==> flow/design.v <==
module AudDSP (
    input i_rst_n,
    input i_clk,
    input i_start,  
    input i_pause,  
    input [2:0] i_speed,
    input i_is_slow,
    input i_slow_mode,
    input i_daclrck,                
    input signed [15:0] i_sram_data,
    input [19:0] i_sram_stop_addr,  
    output signed [15:0] o_dac_data,
    output o_en,                    
    output o_is_pause,
    output [19:0] o_sram_addr
);
    localparam S_IDLE = 0;
    localparam S_PAUSE = 1;
    localparam S_PLAY = 2;
    localparam S_EMPTY = 3;
    reg [2:0] state_r, state_w;
    reg is_pause_r, is_pause_w;
    reg is_slow_r, is_slow_w;
    reg slow_mode_r, slow_mode_w;
    reg [2:0] speed_r, speed_w;
    reg [3:0] slow_counter_r, slow_counter_w;
    reg [1:0] get_data_counter_r, get_data_counter_w;
    reg [19:0] addr_r, addr_w;
    reg signed [15:0] sram_data_r, sram_data_w, sram_data_next_r, sram_data_next_w;
    reg [15:0] o_data_r, o_data_w;
    assign o_en = !i_daclrck;
    assign o_dac_data = o_data_r;
    assign o_sram_addr = addr_r;
    assign o_is_pause = is_pause_r;
    always @(*) begin
        state_w = state_r;
        case(state_r)
            S_IDLE: begin
                if(i_start)         state_w = S_PAUSE;
                else                state_w = S_IDLE;
            end
            S_PAUSE: begin
                if(!is_pause_r)     state_w = S_PLAY;
                else                state_w = S_PAUSE;
            end
            S_PLAY: begin
                if(is_pause_r)      state_w = S_PAUSE;
                else begin
                    if(!i_daclrck)  state_w = S_EMPTY;
                    else            state_w = S_PLAY;
                end
            end
            S_EMPTY: begin
                if(is_pause_r)      state_w = S_PAUSE;
                else begin
                    if(!i_daclrck)  state_w = S_EMPTY;
                    else            state_w = S_PLAY;
                end
            end
        endcase
    end
    always @(*) begin
        slow_counter_w = slow_counter_r;
        case(state_r)
            S_IDLE:     slow_counter_w = 0;
            S_PAUSE:    slow_counter_w = 0;
            S_PLAY: begin
                if(is_slow_r && !is_pause_r && i_daclrck) begin
                    if(slow_counter_r == speed_r)   slow_counter_w = 0;
                    else                            slow_counter_w = slow_counter_r + 1;
                end
            end
        endcase
    end
    always @(*) begin
        get_data_counter_w = get_data_counter_r;
        case(state_r)
            S_IDLE:     get_data_counter_w = 0;
            S_PAUSE:    get_data_counter_w = 0;
            S_PLAY: begin
                if(get_data_counter_r < 3)  get_data_counter_w = get_data_counter_r + 1;
            end
            S_EMPTY:    get_data_counter_w = 0;
        endcase
    end
    always @(*) begin
        is_pause_w = is_pause_r;
        case(state_r)
            S_IDLE:                 is_pause_w = 1;
            S_PAUSE: if(i_pause)    is_pause_w = 0;
            S_PLAY:  if(i_pause)    is_pause_w = 1;
            S_EMPTY: if(i_pause)    is_pause_w = 1;
        endcase
    end
    always @(*) begin
        is_slow_w = is_slow_r;
        slow_mode_w = slow_mode_r;
        speed_w = speed_r;
        case(state_r)
            S_IDLE: begin
                is_slow_w = 0;
                slow_mode_w = 0;
                speed_w = 0;
            end
            S_PAUSE: begin
                is_slow_w = i_is_slow;
                slow_mode_w = i_slow_mode;
                speed_w = i_speed;
            end
            S_PLAY: begin
                is_slow_w = is_slow_r;
                slow_mode_w = slow_mode_r;
                speed_w = speed_r;
            end
            S_EMPTY: begin
                is_slow_w = i_is_slow;
                slow_mode_w = i_slow_mode;
                speed_w = i_speed;
            end
        endcase
    end
    reg [20:0] temp_addr;      
    always @(*) begin
        addr_w = addr_r;
        temp_addr = addr_r;
        case(state_r)
            S_IDLE:     temp_addr = 0;
            S_PLAY: begin
                if(get_data_counter_r == 0) begin
                    if(is_slow_r) begin
                        if(slow_counter_r == 0)     temp_addr = addr_r + 1;
                    end
                    else                            temp_addr = addr_r + speed_r + 1;
                end
            end
        endcase
        if(temp_addr > i_sram_stop_addr)    addr_w = 0;
        else                                addr_w = temp_addr;
    end
    always @(*) begin
        sram_data_w = sram_data_r;
        sram_data_next_w = sram_data_next_r;
        case(state_r)
            S_IDLE: begin
                sram_data_w = 0;
                sram_data_next_w = 0;
            end
            S_PAUSE: begin
                sram_data_next_w = i_sram_data;
            end
            S_PLAY: begin
                if(get_data_counter_r == 2) begin
                    if(is_slow_r)begin           
                        if(slow_counter_r == 0) begin
                            sram_data_w = sram_data_next_r;
                            sram_data_next_w = i_sram_data;
                        end
                    end
                    else begin                   
                        sram_data_w = sram_data_next_r;
                        sram_data_next_w = i_sram_data;
                    end
                end
            end
        endcase
    end
    reg signed [16:0] diff;
    reg signed [20:0] diff_counter_prod;
    reg signed [20:0] diff_counter_prod_div_speed;
    always @(*) begin
        o_data_w = o_data_r;
        diff = 0;
        diff_counter_prod = 0;
        diff_counter_prod_div_speed = 0;
        case(state_r)
            S_IDLE: o_data_w = 0;
            S_PLAY: begin
                if(get_data_counter_r == 3) begin
                    if(is_slow_r) begin
                        if(slow_mode_r) begin
                            diff = $signed(sram_data_next_r) - $signed(sram_data_r);
                            diff_counter_prod = $signed(diff) * $signed({1'b0, slow_counter_r});
                            diff_counter_prod_div_speed = $signed($signed(diff_counter_prod) / $signed({1'b0, speed_r + 1}));
                            o_data_w = $signed($signed(sram_data_r) + $signed(diff_counter_prod_div_speed));
                        end
                        else o_data_w = sram_data_r;
                    end
                    else o_data_w = sram_data_r;
                end
            end
        endcase
    end
    always_ff @(posedge i_clk or negedge i_rst_n) begin
        if(!i_rst_n) begin
            state_r <= S_IDLE;
            is_pause_r <= 1;
            addr_r <= 0;
            speed_r <= 0;
            o_data_r <= 0;
            is_slow_r <= 0;
            slow_mode_r <= 0;
            sram_data_r <= 0;
            slow_counter_r <= 0;
            sram_data_next_r <= 0;
            get_data_counter_r <= 0;
        end
        else begin
            state_r <= state_w;
            is_pause_r <= is_pause_w;
            addr_r <= addr_w;
            speed_r <= i_speed;
            o_data_r <= o_data_w;
            is_slow_r <= i_is_slow;
            slow_mode_r <= i_slow_mode;
            sram_data_r <= sram_data_w;
            slow_counter_r <= slow_counter_w;
            sram_data_next_r <= sram_data_next_w;
            get_data_counter_r <= get_data_counter_w;
        end
    end
endmodule
# Reports on AudDSP
# The steps from the RTL of AudDSP to its reports follow in flow order.
# Lines are those of the file above, counted from 1.
# Library cell names are shortened.
# A cell with -- has no value.
dict set report inputs {
  design {AudDSP}
  clk_port {i_clk}
  lib {sky130hd}
  pvt_corner {tt_025C_1v80}
}

# After elaboration
# Yosys after proc, flatten, opt, wreduce and memory -nomap, before mapping. Memory bits, and registers merged into a memory's read port (data or address), are not among the register bits. Print and check cells are not counted. Equal cells are merged and count once.
dict set report bits {
  register_bits 83
  input_bits 46
  output_inout_bits 38
  elab_cells 87
}
dict set report op_classes {
  n_addsub 8
  multipliers 1
  div_mod_pow 1
  compare 2
  equal 13
  muxes 30
  reduce_and_logical 21
}
# cell n
set op_table {}
lappend op_table {{33-bit by 33-bit divider with 33-bit output} 1}
lappend op_table {{16-bit 2-to-1 mux} 9}
lappend op_table {{17-bit by 5-bit multiplier with 21-bit output} 1}
lappend op_table {{16-bit parallel mux with 2-bit select} 2}
lappend op_table {{21-bit 2-to-1 mux} 3}
lappend op_table {{16-bit parallel mux with 3-bit select} 1}
lappend op_table {{21-bit parallel mux with 2-bit select} 1}
lappend op_table {{20-bit by 1-bit adder with 21-bit output (second input constant)} 1}
lappend op_table {{20-bit by 3-bit adder with 21-bit output} 1}
lappend op_table {{21-bit by 1-bit adder with 21-bit output (second input constant)} 1}
lappend op_table {{21-bit by 20-bit greater-than comparator with 1-bit output} 1}
lappend op_table {{20-bit 2-to-1 mux} 1}
lappend op_table {{16-bit by 16-bit subtractor with 17-bit output} 1}
lappend op_table {{16-bit adder} 1}
lappend op_table {{2-bit != test (second input constant)} 5}
lappend op_table {{3-bit AND reduction} 3}
lappend op_table {{3-bit parallel mux with 3-bit select} 1}
lappend op_table {{4-bit parallel mux with 2-bit select} 1}
lappend op_table {{4-bit 2-to-1 mux} 2}
lappend op_table {{2-bit AND reduction} 3}
lappend op_table {{2-bit nonzero test} 3}
lappend op_table {{3-bit by 2-bit == test with 1-bit output (second input constant)} 2}
lappend op_table {{2-bit 2-to-1 mux} 3}
lappend op_table {{2-bit == test (second input constant)} 2}
lappend op_table {{2-bit OR reduction} 2}
lappend op_table {{3-bit by 1-bit adder with 4-bit output (second input constant)} 1}
lappend op_table {{4-bit by 1-bit adder with 4-bit output (second input constant)} 1}
lappend op_table {{4-bit by 3-bit == test with 1-bit output} 1}
# Other operator kinds: 16; their cells: 21.

# Longest topological paths
# Longest topological path by Yosys (ltp), each cell counted once; first at word level (registers and memories cut), then after technology mapping (sequential cells cut; the memories' decode and read muxes count).
dict set report logic_depth {
  ltp_word 8
  ABC_AREA 0
  ltp_mapped 378
  depth_no_buf 354
}

# Synthesis result
# Source: synth_stat.txt of the flow (Yosys; design flattened, memories mapped). It holds for the ABC_AREA given above (unset counts as 0); a run with the other value may have another netlist.
# Totals and module areas in this step are rounded.
dict set report synth_totals {
  stdcells 3922
  area_um2 27920
  seqArea_um2 2105
  flip_flops 84
  buf_cells 111
}
# cell n type_area_um2
set by_type {}
lappend by_type {ha_1 230 2877.76}
lappend by_type {dfrtp_1 82 2.05E+03}
lappend by_type {xnor2_1 168 1.47E+03}
lappend by_type {nand2_1 373 1.4E+03}
lappend by_type {nor2_1 356 1.34E+03}
lappend by_type {a21oi_1 237 1.19E+03}
lappend by_type {o21ai_0 172 860.826}
lappend by_type {nand3_1 160 800.768}
lappend by_type {and2_1 126 788.256}
lappend by_type {nor3_1 156 780.749}
lappend by_type {xor2_1 85 744.464}
lappend by_type {fa_1 37 740.71}
lappend by_type {inv_1 192 720.691}
lappend by_type {o21a_1 87 653.126}
lappend by_type {a21o_1 75 563.04}
lappend by_type {mux2i_1 47 470.451}
lappend by_type {nand4_1 70 437.92}
lappend by_type {nand2b_1 68 425.408}
# Not listed: further types 133, cells in them 1201.

# Timing after synthesis
# Path of least setup slack by OpenSTA after synthesis, without wires, with an ideal clock, recovery checks aside; 20% of the period is set as input and as output delay. Where synthesis merged equal registers, the netlist keeps one of their names.
dict set report synth_timing {
  kind {flip-flop to flip-flop}
  start {register speed_r[0]}
  end {register o_data_r[15]}
  period_ps 100000
  setup_time_ps 129
  t_first_pin_ps 0
  t_arrival_ps 75210
  t_required_ps 99871
  path_slack_ps 24661
  delay_ps 75339
  path_stages 354
  n_path_buf 24
  period_less_setup_slack_ps 75339
}
# "delay_ps" = arrival - input delay + setup time.
# "path_stages" counts driving pins, that of a launching flip-flop among them; a cell with two outputs on the path counts twice.
# "period_less_setup_slack_ps" = period - worst setup slack (recovery checks aside). The figure is calculated, with input and output delays left at 20% of the set period.
# Between the ends stands the longest chain of elaborated cells between them, by number of cells; it is not shown to be the way that was timed. Of several equally long chains one is given.
# A line is the first line of the expression or statement that the cell stems from. Yosys adds cells for indexed reads and writes and turns some case tables into memories.
dict set report synth_via {
  path_cell_list {dfrtp_1 > ha_1 > xnor2_1 > ha_1 > o221ai_1 > nor3_1 > or2_2 > ha_1 > a21oi_1 > a21boi_1 > or2_2 > o31ai_1 > inv_1 > ha_1 > a21boi_0 > or2_2 > o32ai_4 > o31ai_1 > [... 318 more ...] > a21o_1 > a21o_1 > a21oi_1 > o21bai_1 > a21oi_1 > o21bai_1 > a21oi_1 > o21bai_1 > a21oi_1 > o21bai_1 > a21oi_1 > o21bai_1 > a21oi_1 > xor2_1 > xnor2_1 > nor2_1 > xnor2_1 > o21ai_1}
  elab_chain_cells 7
  cells_between 7
  cone_lines 6
  cone_classes {add/sub: 2; div: 1; mux: 4}
}
# item line
set synth_lines {}
lappend synth_lines {{from (decl)} 25} ;# reg [2:0] speed_r, speed_w;
lappend synth_lines {{from (assign)} 198} ;# speed_r <= 0;
lappend synth_lines {{from (assign)} 211} ;# speed_r <= i_speed;
lappend synth_lines {{3-bit by 1-bit adder with 4-bit output} 183} ;# diff_counter_prod_div_speed = $signed($signed(diff_counter_prod) / $signed({1'b0, speed_r + 1}));
lappend synth_lines {{33-bit by 33-bit divider with 33-bit output} 183}
lappend synth_lines {{16-bit adder} 184} ;# o_data_w = $signed($signed(sram_data_r) + $signed(diff_counter_prod_div_speed));
lappend synth_lines {{16-bit 2-to-1 mux} 180} ;# if(slow_mode_r) begin
lappend synth_lines {{16-bit 2-to-1 mux} 179} ;# if(is_slow_r) begin
lappend synth_lines {{16-bit 2-to-1 mux} 178} ;# if(get_data_counter_r == 3) begin
lappend synth_lines {{16-bit parallel mux with 2-bit select} 175} ;# case(state_r)
lappend synth_lines {{to (assign)} 199} ;# o_data_r <= 0;
lappend synth_lines {{to (assign)} 212} ;# o_data_r <= o_data_w;
lappend synth_lines {{to (decl)} 30} ;# reg [15:0] o_data_r, o_data_w;

# Worst path after layout
# From the final timing report of entry A: the path of least setup slack in the routed layout; clock arrival at registers is part of the times.
# The path's times are printed in steps of 10 ps; the period is the one set.
dict set report layout_timing {
  kind {flip-flop to flip-flop}
  start {register speed_r[0]}
  end {register o_data_r[15]}
  period_ps 129000
  setup_time_ps 130
  t_first_pin_ps 340
  t_arrival_ps 94650
  t_required_ps 129210
  path_slack_ps 34560
  path_stages 343
  n_path_buf 21
}
# Between the ends stands the longest chain of elaborated cells between them, by number of cells; it is not shown to be the way that was timed. Of several equally long chains one is given.
dict set report layout_via {
  path_cell_list {dfrtp_4 > ha_1 > xnor2_2 > buf_8 > buf_6 > ha_1 > o221ai_1 > nor3_1 > or2_2 > ha_1 > a21oi_1 > a21boi_1 > or2_2 > o31ai_1 > inv_1 > ha_1 > a21boi_0 > or2_2 > [... 307 more ...] > a21o_1 > a21o_1 > a21oi_1 > o21bai_1 > a21oi_1 > o21bai_1 > a21oi_1 > o21bai_1 > a21oi_1 > o21bai_1 > a21oi_1 > o21bai_1 > a21oi_1 > xor2_1 > xnor2_1 > nor2_1 > xnor2_1 > o21ai_1}
  elab_chain_cells 7
  cells_between 7
  cone_lines 6
  cone_classes {add/sub: 2; div: 1; mux: 4}
}
# item line
set layout_lines {}
lappend layout_lines {{from (decl)} 25} ;# reg [2:0] speed_r, speed_w;
lappend layout_lines {{from (assign)} 198} ;# speed_r <= 0;
lappend layout_lines {{from (assign)} 211} ;# speed_r <= i_speed;
lappend layout_lines {{3-bit by 1-bit adder with 4-bit output} 183} ;# diff_counter_prod_div_speed = $signed($signed(diff_counter_prod) / $signed({1'b0, speed_r + 1}));
lappend layout_lines {{33-bit by 33-bit divider with 33-bit output} 183}
lappend layout_lines {{16-bit adder} 184} ;# o_data_w = $signed($signed(sram_data_r) + $signed(diff_counter_prod_div_speed));
lappend layout_lines {{16-bit 2-to-1 mux} 180} ;# if(slow_mode_r) begin
lappend layout_lines {{16-bit 2-to-1 mux} 179} ;# if(is_slow_r) begin
lappend layout_lines {{16-bit 2-to-1 mux} 178} ;# if(get_data_counter_r == 3) begin
lappend layout_lines {{16-bit parallel mux with 2-bit select} 175} ;# case(state_r)
lappend layout_lines {{to (assign)} 199} ;# o_data_r <= 0;
lappend layout_lines {{to (assign)} 212} ;# o_data_r <= o_data_w;
lappend layout_lines {{to (decl)} 30} ;# reg [15:0] o_data_r, o_data_w;

Appendix: measured runs

AudDSP through Yosys and OpenROAD on sky130hd: 2 stored runs, unordered, with their settings and measured results. The constraints put input and output delay at 20% of the set period each and load the outputs with 0.01 pF.
"achieved_period_ps": clock period set for the run, less the worst setup slack. It is reckoned from that one timing run; input and output delays stay at 20% of the period that was set.
"critical_path_time_ps" means the part of the period allowed to the worst setup path (the constraints hold back 20% at inputs and 20% at outputs) less its slack; where the path has registers, the arrival times of their clocks count too.
"critical_path_time_ps" is given in steps of 10 ps.
Values from the reports are rounded here.

[flow] entry A: files
==> flow/run.sh <==
#!/bin/bash
# the make line also repeats the synthesis and layout settings of config.mk as NAME=value (left out here)
make -C /OpenROAD-flow-scripts/flow DESIGN_CONFIG=/design/flow/config.mk WORK_HOME=/design/flow/orfs CLKGATE_MAP_FILE= finish
==> flow/config.mk <==
export PLATFORM = sky130hd
export DESIGN_NAME = AudDSP
export DESIGN_NICKNAME = AudDSP
export VERILOG_FILES = /design/flow/design.v
export SDC_FILE = /design/flow/constraint.sdc
export NUM_CORES = 4
export LEC_CHECK = 0
export CAP_MARGIN = 15
export CELL_PAD_IN_SITES_GLOBAL_PLACEMENT = 1
export CORE_MARGIN = 2
export CORE_UTILIZATION = 38
export CTS_CLUSTER_DIAMETER = 161
export CTS_CLUSTER_SIZE = 18
export GPL_ROUTABILITY_DRIVEN = 0
export GPL_TIMING_DRIVEN = 0
export MAX_ROUTING_LAYER = met4
export SETUP_SLACK_MARGIN = 0.15
export SLEW_MARGIN = 20
==> flow/constraint.sdc <==
create_clock -name core_clock -period 129.0 [get_ports {i_clk}]
set_input_delay 25.8000 -clock core_clock [delete_from_list [all_inputs] [get_ports {i_clk}]]
set_output_delay 25.8000 -clock core_clock [all_outputs]
set_load 0.01 [all_outputs]

[flow] entry A: metrics
[metrics] critical_path_time_ps = 94440
[metrics] worst_path_kind = flip-flop to flip-flop
[metrics] fin_util_frac = 0.418
[metrics] synth_area_um2 = 27920
[metrics] tns_ps = 0
[metrics] timing.setup.ws_ps = 34560
[metrics] stdcell_area_um2 = 30440
[metrics] achieved_period_ps = 94440
[metrics] holdWs_ps = 486
[metrics] die_footprint_um2 = 75670

[flow] entry B: files
==> flow/run.sh <==
#!/bin/bash
# the make line also repeats the synthesis and layout settings of config.mk as NAME=value (left out here)
make -C /OpenROAD-flow-scripts/flow DESIGN_CONFIG=/design/flow/config.mk WORK_HOME=/design/flow/orfs CLKGATE_MAP_FILE= finish
==> flow/config.mk <==
export PLATFORM = sky130hd
export DESIGN_NAME = AudDSP
export DESIGN_NICKNAME = AudDSP
export VERILOG_FILES = /design/flow/design.v
export SDC_FILE = /design/flow/constraint.sdc
export NUM_CORES = 4
export LEC_CHECK = 0
export ABC_AREA = 1
export CAP_MARGIN = 30
export CELL_PAD_IN_SITES_GLOBAL_PLACEMENT = 2
export CORE_MARGIN = 2
export CORE_UTILIZATION = 68
export CTS_CLUSTER_DIAMETER = 43
export GPL_ROUTABILITY_DRIVEN = 0
export GPL_TIMING_DRIVEN = 0
export MAX_ROUTING_LAYER = met5
export PLACE_DENSITY = 0.54
export SLEW_MARGIN = 0
==> flow/constraint.sdc <==
create_clock -name core_clock -period 103.0 [get_ports {i_clk}]
set_input_delay 20.6000 -clock core_clock [delete_from_list [all_inputs] [get_ports {i_clk}]]
set_output_delay 20.6000 -clock core_clock [all_outputs]
set_load 0.01 [all_outputs]

[flow] entry B: incomplete, placement halted on GPL-0301
